==> flow/design.v <==
`timescale 1ns / 1ps
module apb_master(
    input pclk, presetn, pready, pslverr, 
    input [31:0] prdata,wdata,addr,
    input start,write,
    input [3:0] strb,
    input [2:0] prot,
    output reg psel,penable,pwrite,
    output reg [31:0] paddr,pwdata,
    output reg [3:0] pstrb,
    output reg [2:0] pprot,
    output reg done,error,
    output reg [31:0] rdata
    );
    parameter idle=2'b00,
              setup=2'b01,
              access=2'b10;
    reg [1:0] state, next;  
    always @(posedge pclk, negedge presetn) 
    begin
        if(!presetn) state<=idle;
        else state<=next;
    end 
    always @(*) begin
        case(state)
        idle: next = start?setup:idle;
        setup: next = access;
        access: next=pready?idle:access;
        default: next=idle;
    endcase    
    end 
    always @(posedge pclk,negedge presetn)
    begin
        if(!presetn) begin
        psel<=0;
        penable<=0;
        done<=0;
        error<=0;
        paddr <= 0;
        pwrite <= 0;
        pwdata <= 0;
        pstrb <= 0;
        pprot <= 0;
        rdata <= 0;
        end else begin
        case(state)
        idle: begin
            done<=0;
            error<=0;
            psel<=0;
            penable<=0;
        end
        setup: begin
            psel<=1;
            penable<=0;
            paddr<=addr;
            pwrite<=write;
            pwdata<=wdata;
            pstrb<=strb;
            pprot<=prot;
        end
        access: begin
            penable<=1;
            if(pready) begin
                done<=1;
                error<=pslverr;
                if(!write) rdata<=prdata;
            end
        end
    endcase
    end
    end      
endmodule
`timescale 1ns / 1ps
module apb_slave #(
    parameter base_addr = 32'h0000_0000
)(
    input         pclk,
    input         presetn,
    input         psel,
    input         penable,
    input         pwrite,
    input  [31:0] paddr,
    input  [31:0] pwdata,
    input  [3:0]  pstrb,
    input  [2:0]  pprot,
    output reg [31:0] prdata,
    output reg        pready,
    output reg        pslverr
);
    reg [31:0] regfile [0:3];
    wire [1:0] reg_sel    = paddr[3:2];
    wire       addr_valid = (paddr[31:4] == base_addr[31:4]);
    always @(posedge pclk or negedge presetn) begin
        if (!presetn) begin
            pready <= 0;
        end else begin
            pready <= (psel && penable);  
        end
    end
    always @(posedge pclk or negedge presetn) begin
        if (!presetn) begin
            pslverr <= 0;
        end else if (psel && penable) begin
            pslverr <= ~addr_valid;
        end else begin
            pslverr <= 0;
        end
    end
    always @(posedge pclk or negedge presetn) begin
        if (!presetn) begin
            regfile[0] <= 0;
            regfile[1] <= 0;
            regfile[2] <= 0;
            regfile[3] <= 0;
        end else if (psel && penable && pwrite && addr_valid) begin
            if (pstrb[0]) regfile[reg_sel][7:0]   <= pwdata[7:0];
            if (pstrb[1]) regfile[reg_sel][15:8]  <= pwdata[15:8];
            if (pstrb[2]) regfile[reg_sel][23:16] <= pwdata[23:16];
            if (pstrb[3]) regfile[reg_sel][31:24] <= pwdata[31:24];
        end
    end
    always @(posedge pclk or negedge presetn) begin
        if (!presetn) begin
            prdata <= 0;
        end else if (psel && penable && !pwrite && addr_valid) begin
            prdata <= regfile[reg_sel];
        end
    end
endmodule
`timescale 1ns / 1ps
module apb_top(
    input        pclk,
    input        presetn,
    input        start,
    input        write,
    input [31:0] addr,
    input [31:0] wdata,
    input [3:0]  strb,
    input [2:0]  prot,
    output [31:0] rdata,
    output        done,
    output        error
);
    wire        psel;
    wire        penable;
    wire        pwrite;
    wire [31:0] paddr;
    wire [31:0] pwdata;
    wire [3:0]  pstrb;
    wire [2:0]  pprot;
    wire [31:0] prdata_int;
    wire        pready_int;
    wire        pslverr_int;
    wire psel0 = psel && (paddr[31:12] == 20'h00000);   
    wire psel1 = psel && (paddr[31:12] == 20'h0001);   
    wire [31:0] prdata0;
    wire        pready0;
    wire        pslverr0;
    wire [31:0] prdata1;
    wire        pready1;
    wire        pslverr1;
    assign prdata_int = psel0 ? prdata0
                      : psel1 ? prdata1
                      : 32'h0000_0000;
    assign pready_int = psel0 ? pready0
                      : psel1 ? pready1
                      : penable;
    assign pslverr_int= psel0 ? pslverr0
                      : psel1 ? pslverr1
                      : 1'b1;
    apb_master master (
        .pclk    (pclk),
        .presetn (presetn),
        .start   (start),
        .write   (write),
        .addr    (addr),
        .wdata   (wdata),
        .strb    (strb),
        .prot    (prot),
        .psel    (psel),
        .penable (penable),
        .pwrite  (pwrite),
        .paddr   (paddr),
        .pwdata  (pwdata),
        .pstrb   (pstrb),
        .pprot   (pprot),
        .done    (done),
        .error   (error),
        .rdata   (rdata),
        .prdata  (prdata_int),
        .pready  (pready_int),
        .pslverr (pslverr_int)
    );
    apb_slave #(.base_addr(32'h0000_0000)) slave0 (
        .pclk    (pclk),
        .presetn (presetn),
        .psel    (psel0),
        .penable (penable),
        .pwrite  (pwrite),
        .paddr   (paddr),
        .pwdata  (pwdata),
        .pstrb   (pstrb),
        .pprot   (pprot),
        .prdata  (prdata0),
        .pready  (pready0),
        .pslverr (pslverr0)
    );
    apb_slave #(.base_addr(32'h0000_1000)) slave1 (
        .pclk    (pclk),
        .presetn (presetn),
        .psel    (psel1),
        .penable (penable),
        .pwrite  (pwrite),
        .paddr   (paddr),
        .pwdata  (pwdata),
        .pstrb   (pstrb),
        .pprot   (pprot),
        .prdata  (prdata1),
        .pready  (pready1),
        .pslverr (pslverr1)
    );
endmodule
Tool chain data of apb_top
What the tools print for apb_top, step after step.
Line numbers count from 1 in the design file above.
Cell names lack the library's common part.
{"block": "setup", "top": "apb_top", "clock": "pclk", "library": "sky130hd", "corner": "tt_025C_1v80"}

Word level
Counts by Yosys on the flattened word-level netlist (proc, flatten, opt, wreduce). Print and check cells are left out.
{"block": "word_totals", "ff_bits": 431, "output_inout_bits": 34, "wordCells": 133}
{"block": "classes", "equal": 8, "mux": 19, "n_logic": 3, "reduce_and_logical": 55}
{"block": "op_table", "cell": "32-bit parallel mux with 4-bit select", "count": 2}
{"block": "op_table", "cell": "3-bit AND reduction", "count": 33}
{"block": "op_table", "cell": "32-bit 2-to-1 mux", "count": 2}
{"block": "op_table", "cell": "28-bit by 9-bit == test with 1-bit output (second input constant)", "count": 1}
{"block": "op_table", "cell": "28-bit zero test", "count": 1}
{"block": "op_table", "cell": "20-bit by 1-bit == test with 1-bit output (second input constant)", "count": 1}
{"block": "op_table", "cell": "20-bit zero test", "count": 1}
{"block": "op_table", "cell": "1-bit logical AND", "count": 12}
{"block": "op_table", "cell": "1-bit 2-to-1 mux", "count": 9}
{"block": "op_table", "cell": "1-bit parallel mux with 2-bit select", "count": 4}
{"block": "op_table", "cell": "2-bit == test (second input constant)", "count": 3}
{"block": "op_table", "cell": "2-bit nonzero test", "count": 3}
{"block": "op_table", "cell": "2-bit parallel mux with 3-bit select", "count": 1}
{"block": "op_table", "cell": "2-bit by 1-bit == test with 1-bit output (second input constant)", "count": 2}
{"block": "op_table", "cell": "2-bit zero test", "count": 2}
{"block": "op_table", "cell": "1-bit inverter", "count": 3}
{"block": "op_table", "cell": "2-bit inequality test (second input constant)", "count": 1}
{"block": "op_table", "cell": "2-bit AND reduction", "count": 1}
{"block": "op_table", "cell": "2-bit OR reduction", "count": 1}
{"block": "op_table", "cell": "2-bit 2-to-1 mux", "count": 1}
{"block": "op_table", "cell": "1-bit zero test", "count": 1}

Depth
Longest topological path by Yosys (ltp), each cell counted once; first at word level (registers and memories cut), then after technology mapping (sequential cells cut; the memories' decode and read muxes count).
{"block": "logic_depth", "word_depth": 6, "abc_area": 1, "ltp_mapped": 12, "mapped_depth_nobuf": 11}

Synthesis result
The flow's flattened synthesis, as Yosys stat reports it; memories are mapped. The netlist is that of the ABC_AREA named above (0 if unset); the other value can give another one.
{"block": "mapped", "cells": 1953, "synth_area_mm2": 0.017951, "seqArea_mm2": 0.0107616, "flip_flops": 430}
{"block": "types", "cell_type": "dfrtp_1", "count": 429, "type_area_um2": 1.07E+04}
{"block": "types", "cell_type": "nand2_1", "count": 835, "type_area_um2": 3.13E+03}
{"block": "types", "cell_type": "o21ai_0", "count": 200, "type_area_um2": 1000.96}
{"block": "types", "cell_type": "a221oi_1", "count": 50, "type_area_um2": 437.92}
{"block": "types", "cell_type": "inv_1", "count": 77, "type_area_um2": 289.027}
{"block": "types", "cell_type": "o21ai_1", "count": 55, "type_area_um2": 275.264}
{"block": "types", "cell_type": "a22o_1", "count": 31, "type_area_um2": 271.51}
{"block": "types", "cell_type": "a22oi_1", "count": 32, "type_area_um2": 240.23}
{"block": "types", "cell_type": "nand2_4", "count": 20, "type_area_um2": 225.216}
{"block": "types", "cell_type": "clkbuf_1", "count": 59, "type_area_um2": 221.462}
{"block": "types", "cell_type": "o21ai_2", "count": 25, "type_area_um2": 218.96}
{"block": "types", "cell_type": "buf_6", "count": 17, "type_area_um2": 191.434}
{"block": "types", "cell_type": "nor2_1", "count": 41, "type_area_um2": 153.898}
{"block": "types", "cell_type": "nor2_4", "count": 11, "type_area_um2": 123.869}
{"block": "types", "cell_type": "nand3_1", "count": 23, "type_area_um2": 115.11}
{"block": "types", "cell_type": "a21oi_1", "count": 15, "type_area_um2": 75.072}
{"block": "types", "cell_type": "nand4_1", "count": 5, "type_area_um2": 31.28}
{"block": "types", "cell_type": "dfstp_2", "count": 1, "type_area_um2": 26.275}
Other cell types: 15; their cells: 27.

Path before layout
OpenSTA on the mapped netlist: ideal clock, no wires. The path of least setup slack (recovery checks aside). Input and output delay are each 20% of the period. Register names are those of the netlist, which keeps one name where synthesis merged equal registers.
{"block": "synth_path", "path_type": "reg2reg", "from": "register master.paddr[7]", "to": "register slave1.regfile[1][21]", "period_ps": 4000, "launch_ps": 0, "arrival_ps": 1866, "path_slack_ps": 2014, "delay_ps": 1985, "stages": 11, "n_path_buf": 2, "period_less_setup_slack_ps": 1986}
"delay_ps" = arrival - input delay + setup time.
"stages": output pins that drive a net of the path, with the launching flip-flop's if there is one; two outputs of one cell count as two.
"period_less_setup_slack_ps" is the clock period less the worst setup slack; recovery checks do not enter. This is arithmetic on one report: input and output delays are still those of the set period (20% each).
The rows between start and end are the longest chain of elaborated cells between them; the timing report does not say that the signal goes this way. Where chains are equally long, one stands for them.
A line is the first line of the expression or statement that the cell stems from. Yosys adds cells for indexed reads and writes and turns some case tables into memories.
{"block": "synth_between", "path_cell_list": "dfrtp_1 -> inv_1 -> nand3_1 -> nor3_1 -> nand3_2 -> nor3_4 -> buf_12 -> nand2_4 -> buf_6 -> nand2_1 -> o21ai_2", "elab_chain_cells": 3}
{"block": "synth_lines", "element": "start, declared", "line": 9, "source": "output reg [31:0] paddr,pwdata,"}
{"block": "synth_lines", "element": "start, assigned", "line": 39, "source": "paddr <= 0;"}
{"block": "synth_lines", "element": "start, assigned", "line": 56, "source": "paddr<=addr;"}
{"block": "synth_lines", "element": "28-bit by 9-bit == test with 1-bit output", "line": 93, "source": "wire       addr_valid = (paddr[31:4] == base_addr[31:4]);"}
{"block": "synth_lines", "element": "1-bit logical AND", "line": 116, "source": "end else if (psel && penable && pwrite && addr_valid) begin"}
{"block": "synth_lines", "element": "3-bit AND reduction"}
{"block": "synth_lines", "element": "end, assigned", "line": 113, "source": "regfile[1] <= 0;"}
{"block": "synth_lines", "element": "end, assigned", "line": 119, "source": "if (pstrb[2]) regfile[reg_sel][23:16] <= pwdata[23:16];"}
{"block": "synth_lines", "element": "end, declared", "line": 91, "source": "reg [31:0] regfile [0:3];"}

Worst path after layout
From the final timing report of record 1: the path of least setup slack in the routed layout; clock arrival at registers is part of the times.
The path's times are printed in steps of 10 ps; the period is the one set.
{"block": "layout_path", "path_type": "reg2reg", "from": "register master.paddr[15]", "to": "register slave0.regfile[3][25]", "period_ps": 5260, "launch_ps": 590, "arrival_ps": 3840, "path_slack_ps": 1910, "stages": 12, "n_path_buf": 1}
The rows between start and end are the longest chain of elaborated cells between them; the timing report does not say that the signal goes this way. Where chains are equally long, one stands for them.
{"block": "layout_between", "path_cell_list": "dfrtp_1 -> nor2_1 -> nand3_1 -> nor2_1 -> nand4_1 -> nor2_1 -> nand2_2 -> buf_4 -> inv_2 -> nand2_1 -> nand2_1 -> nand2_1", "elab_chain_cells": 6}
{"block": "layout_lines", "element": "start, declared", "line": 9, "source": "output reg [31:0] paddr,pwdata,"}
{"block": "layout_lines", "element": "start, assigned", "line": 39, "source": "paddr <= 0;"}
{"block": "layout_lines", "element": "start, assigned", "line": 56, "source": "paddr<=addr;"}
{"block": "layout_lines", "element": "20-bit zero test", "line": 155, "source": "wire psel0 = psel && (paddr[31:12] == 20'h00000);"}
{"block": "layout_lines", "element": "1-bit logical AND", "line": 155}
{"block": "layout_lines", "element": "1-bit logical AND x3", "line": 116, "source": "end else if (psel && penable && pwrite && addr_valid) begin"}
{"block": "layout_lines", "element": "3-bit AND reduction"}
{"block": "layout_lines", "element": "end, assigned", "line": 115, "source": "regfile[3] <= 0;"}
{"block": "layout_lines", "element": "end, assigned", "line": 120, "source": "if (pstrb[3]) regfile[reg_sel][31:24] <= pwdata[31:24];"}
{"block": "layout_lines", "element": "end, declared", "line": 91, "source": "reg [31:0] regfile [0:3];"}

Hand-over note for apb_top

Flow measurements of apb_top on sky130hd: 6 stored runs with different settings, listed in no order. Input and output delays are each 20% of the period that was set; the output load is 0.01 pF.
"achieved_clock_period_ps" is the run's clock period less its worst setup slack. It is reckoned from that one timing run; input and output delays stay at 20% of the period that was set.
By "worstPathTime_ps" is meant the share of the clock period that the worst setup path is allowed (20% is reserved at inputs, 20% at outputs), minus its slack. Clock arrival times at its registers enter into it.
"fin_power_mw" is the tool's figure for a default switching activity; nothing was simulated.
"worstPathTime_ps" is known to 10 ps.

{"run": "record 1", "settings": { "ABC_AREA": 1, "CAP_MARGIN": 30, "CORE_ASPECT_RATIO": 0.61, "CORE_MARGIN": 6, "CORE_UTILIZATION": 16, "CTS_CLUSTER_DIAMETER": 356, "GPL_ROUTABILITY_DRIVEN": 1, "HOLD_SLACK_MARGIN": 0.29, "MIN_ROUTING_LAYER": "met2", "PLACE_DENSITY_LB_ADDON": 0.14, "SETUP_SLACK_MARGIN": -0.49, "SLEW_MARGIN": 30, "period_ns": 5.26 }, "results": { "fin_tns_ps": 0, "worstPathTime_ps": 3350, "worstPathKind": "reg2reg", "achieved_clock_period_ps": 3347, "total_die_area_mm2": 0.120623, "fin_power_mw": 8.995, "synth_area_mm2": 0.017951, "worstSetupSlack_ps": 1913, "final_cell_area_mm2": 0.0222751, "finalUtil_frac": 0.201 }}
{"run": "record 2", "settings": { "ABC_AREA": 1, "CAP_MARGIN": 0, "CELL_PAD_IN_SITES_DETAIL_PLACEMENT": 1, "CORE_ASPECT_RATIO": 1.01, "CORE_MARGIN": 6, "CORE_UTILIZATION": 16, "CTS_CLUSTER_DIAMETER": 173, "GPL_ROUTABILITY_DRIVEN": 0, "HOLD_SLACK_MARGIN": 0.29, "MAX_ROUTING_LAYER": "met4", "MIN_ROUTING_LAYER": "met1", "PLACE_DENSITY_LB_ADDON": 0.29, "SETUP_SLACK_MARGIN": 0.43, "SLEW_MARGIN": 30, "TNS_END_PERCENT": 15, "period_ns": 5.04 }, "results": { "fin_tns_ps": 0, "worstPathTime_ps": 3100, "worstPathKind": "reg2reg", "achieved_clock_period_ps": 3103, "total_die_area_mm2": 0.120377, "fin_power_mw": 9.085, "synth_area_mm2": 0.017951, "worstSetupSlack_ps": 1937, "final_cell_area_mm2": 0.0222288, "finalUtil_frac": 0.201 }}
{"run": "record 3", "settings": { "CORE_UTILIZATION": 40, "period_ns": 2.58, "CAP_MARGIN": 20, "CORE_MARGIN": 2, "SLEW_MARGIN": 20 }, "results": { "fin_tns_ps": 0, "worstPathTime_ps": 2420, "worstPathKind": "reg2reg", "achieved_clock_period_ps": 2416, "total_die_area_mm2": 0.0488079, "fin_power_mw": 17.558, "synth_area_mm2": 0.0188231, "worstSetupSlack_ps": 164, "final_cell_area_mm2": 0.0229132, "finalUtil_frac": 0.493 }}
{"run": "record 4", "settings": { "CORE_ASPECT_RATIO": 0.83, "CORE_UTILIZATION": 47, "GPL_ROUTABILITY_DRIVEN": 0, "GPL_TIMING_DRIVEN": 0, "MAX_ROUTING_LAYER": "met4", "PLACE_DENSITY_LB_ADDON": 0.22, "SETUP_SLACK_MARGIN": 0.53, "TNS_END_PERCENT": 35, "period_ns": 3.93, "CAP_MARGIN": 20, "CORE_MARGIN": 2, "SLEW_MARGIN": 20 }, "results": { "fin_tns_ps": 0, "worstPathTime_ps": 3190, "worstPathKind": "reg2reg", "achieved_clock_period_ps": 3186, "total_die_area_mm2": 0.0416733, "fin_power_mw": 11.418, "synth_area_mm2": 0.0188231, "worstSetupSlack_ps": 744, "final_cell_area_mm2": 0.0220274, "finalUtil_frac": 0.56 }}
{"run": "record 5", "settings": { "ABC_AREA": 1, "CAP_MARGIN": 0, "CELL_PAD_IN_SITES_DETAIL_PLACEMENT": 1, "CORE_ASPECT_RATIO": 1.01, "CORE_MARGIN": 6, "CORE_UTILIZATION": 16, "CTS_CLUSTER_DIAMETER": 173, "GPL_ROUTABILITY_DRIVEN": 0, "HOLD_SLACK_MARGIN": 0.29, "MAX_ROUTING_LAYER": "met4", "MIN_ROUTING_LAYER": "met2", "PLACE_DENSITY_LB_ADDON": 0.29, "SETUP_SLACK_MARGIN": -0.49, "SLEW_MARGIN": 30, "period_ns": 5.04 }, "results": { "fin_tns_ps": 0, "worstPathTime_ps": 3240, "worstPathKind": "reg2reg", "achieved_clock_period_ps": 3240, "total_die_area_mm2": 0.120377, "fin_power_mw": 9.197, "synth_area_mm2": 0.017951, "worstSetupSlack_ps": 1800, "final_cell_area_mm2": 0.0222288, "finalUtil_frac": 0.201 }}
{"run": "record 6", "settings": { "ABC_AREA": 1, "CELL_PAD_IN_SITES_DETAIL_PLACEMENT": 1, "CORE_UTILIZATION": 50, "CTS_CLUSTER_DIAMETER": 302, "GPL_ROUTABILITY_DRIVEN": 1, "MAX_ROUTING_LAYER": "met4", "PLACE_DENSITY": 0.63, "SETUP_SLACK_MARGIN": 0.2, "SLEW_MARGIN": 5, "period_ns": 3.55, "CAP_MARGIN": 20, "CORE_MARGIN": 2 }, "results": { "fin_tns_ps": 0, "worstPathTime_ps": 2860, "worstPathKind": "reg2reg", "achieved_clock_period_ps": 2857, "total_die_area_mm2": 0.0374345, "fin_power_mw": 12.529, "synth_area_mm2": 0.017951, "worstSetupSlack_ps": 693, "final_cell_area_mm2": 0.02084, "finalUtil_frac": 0.587 }}

End of note.
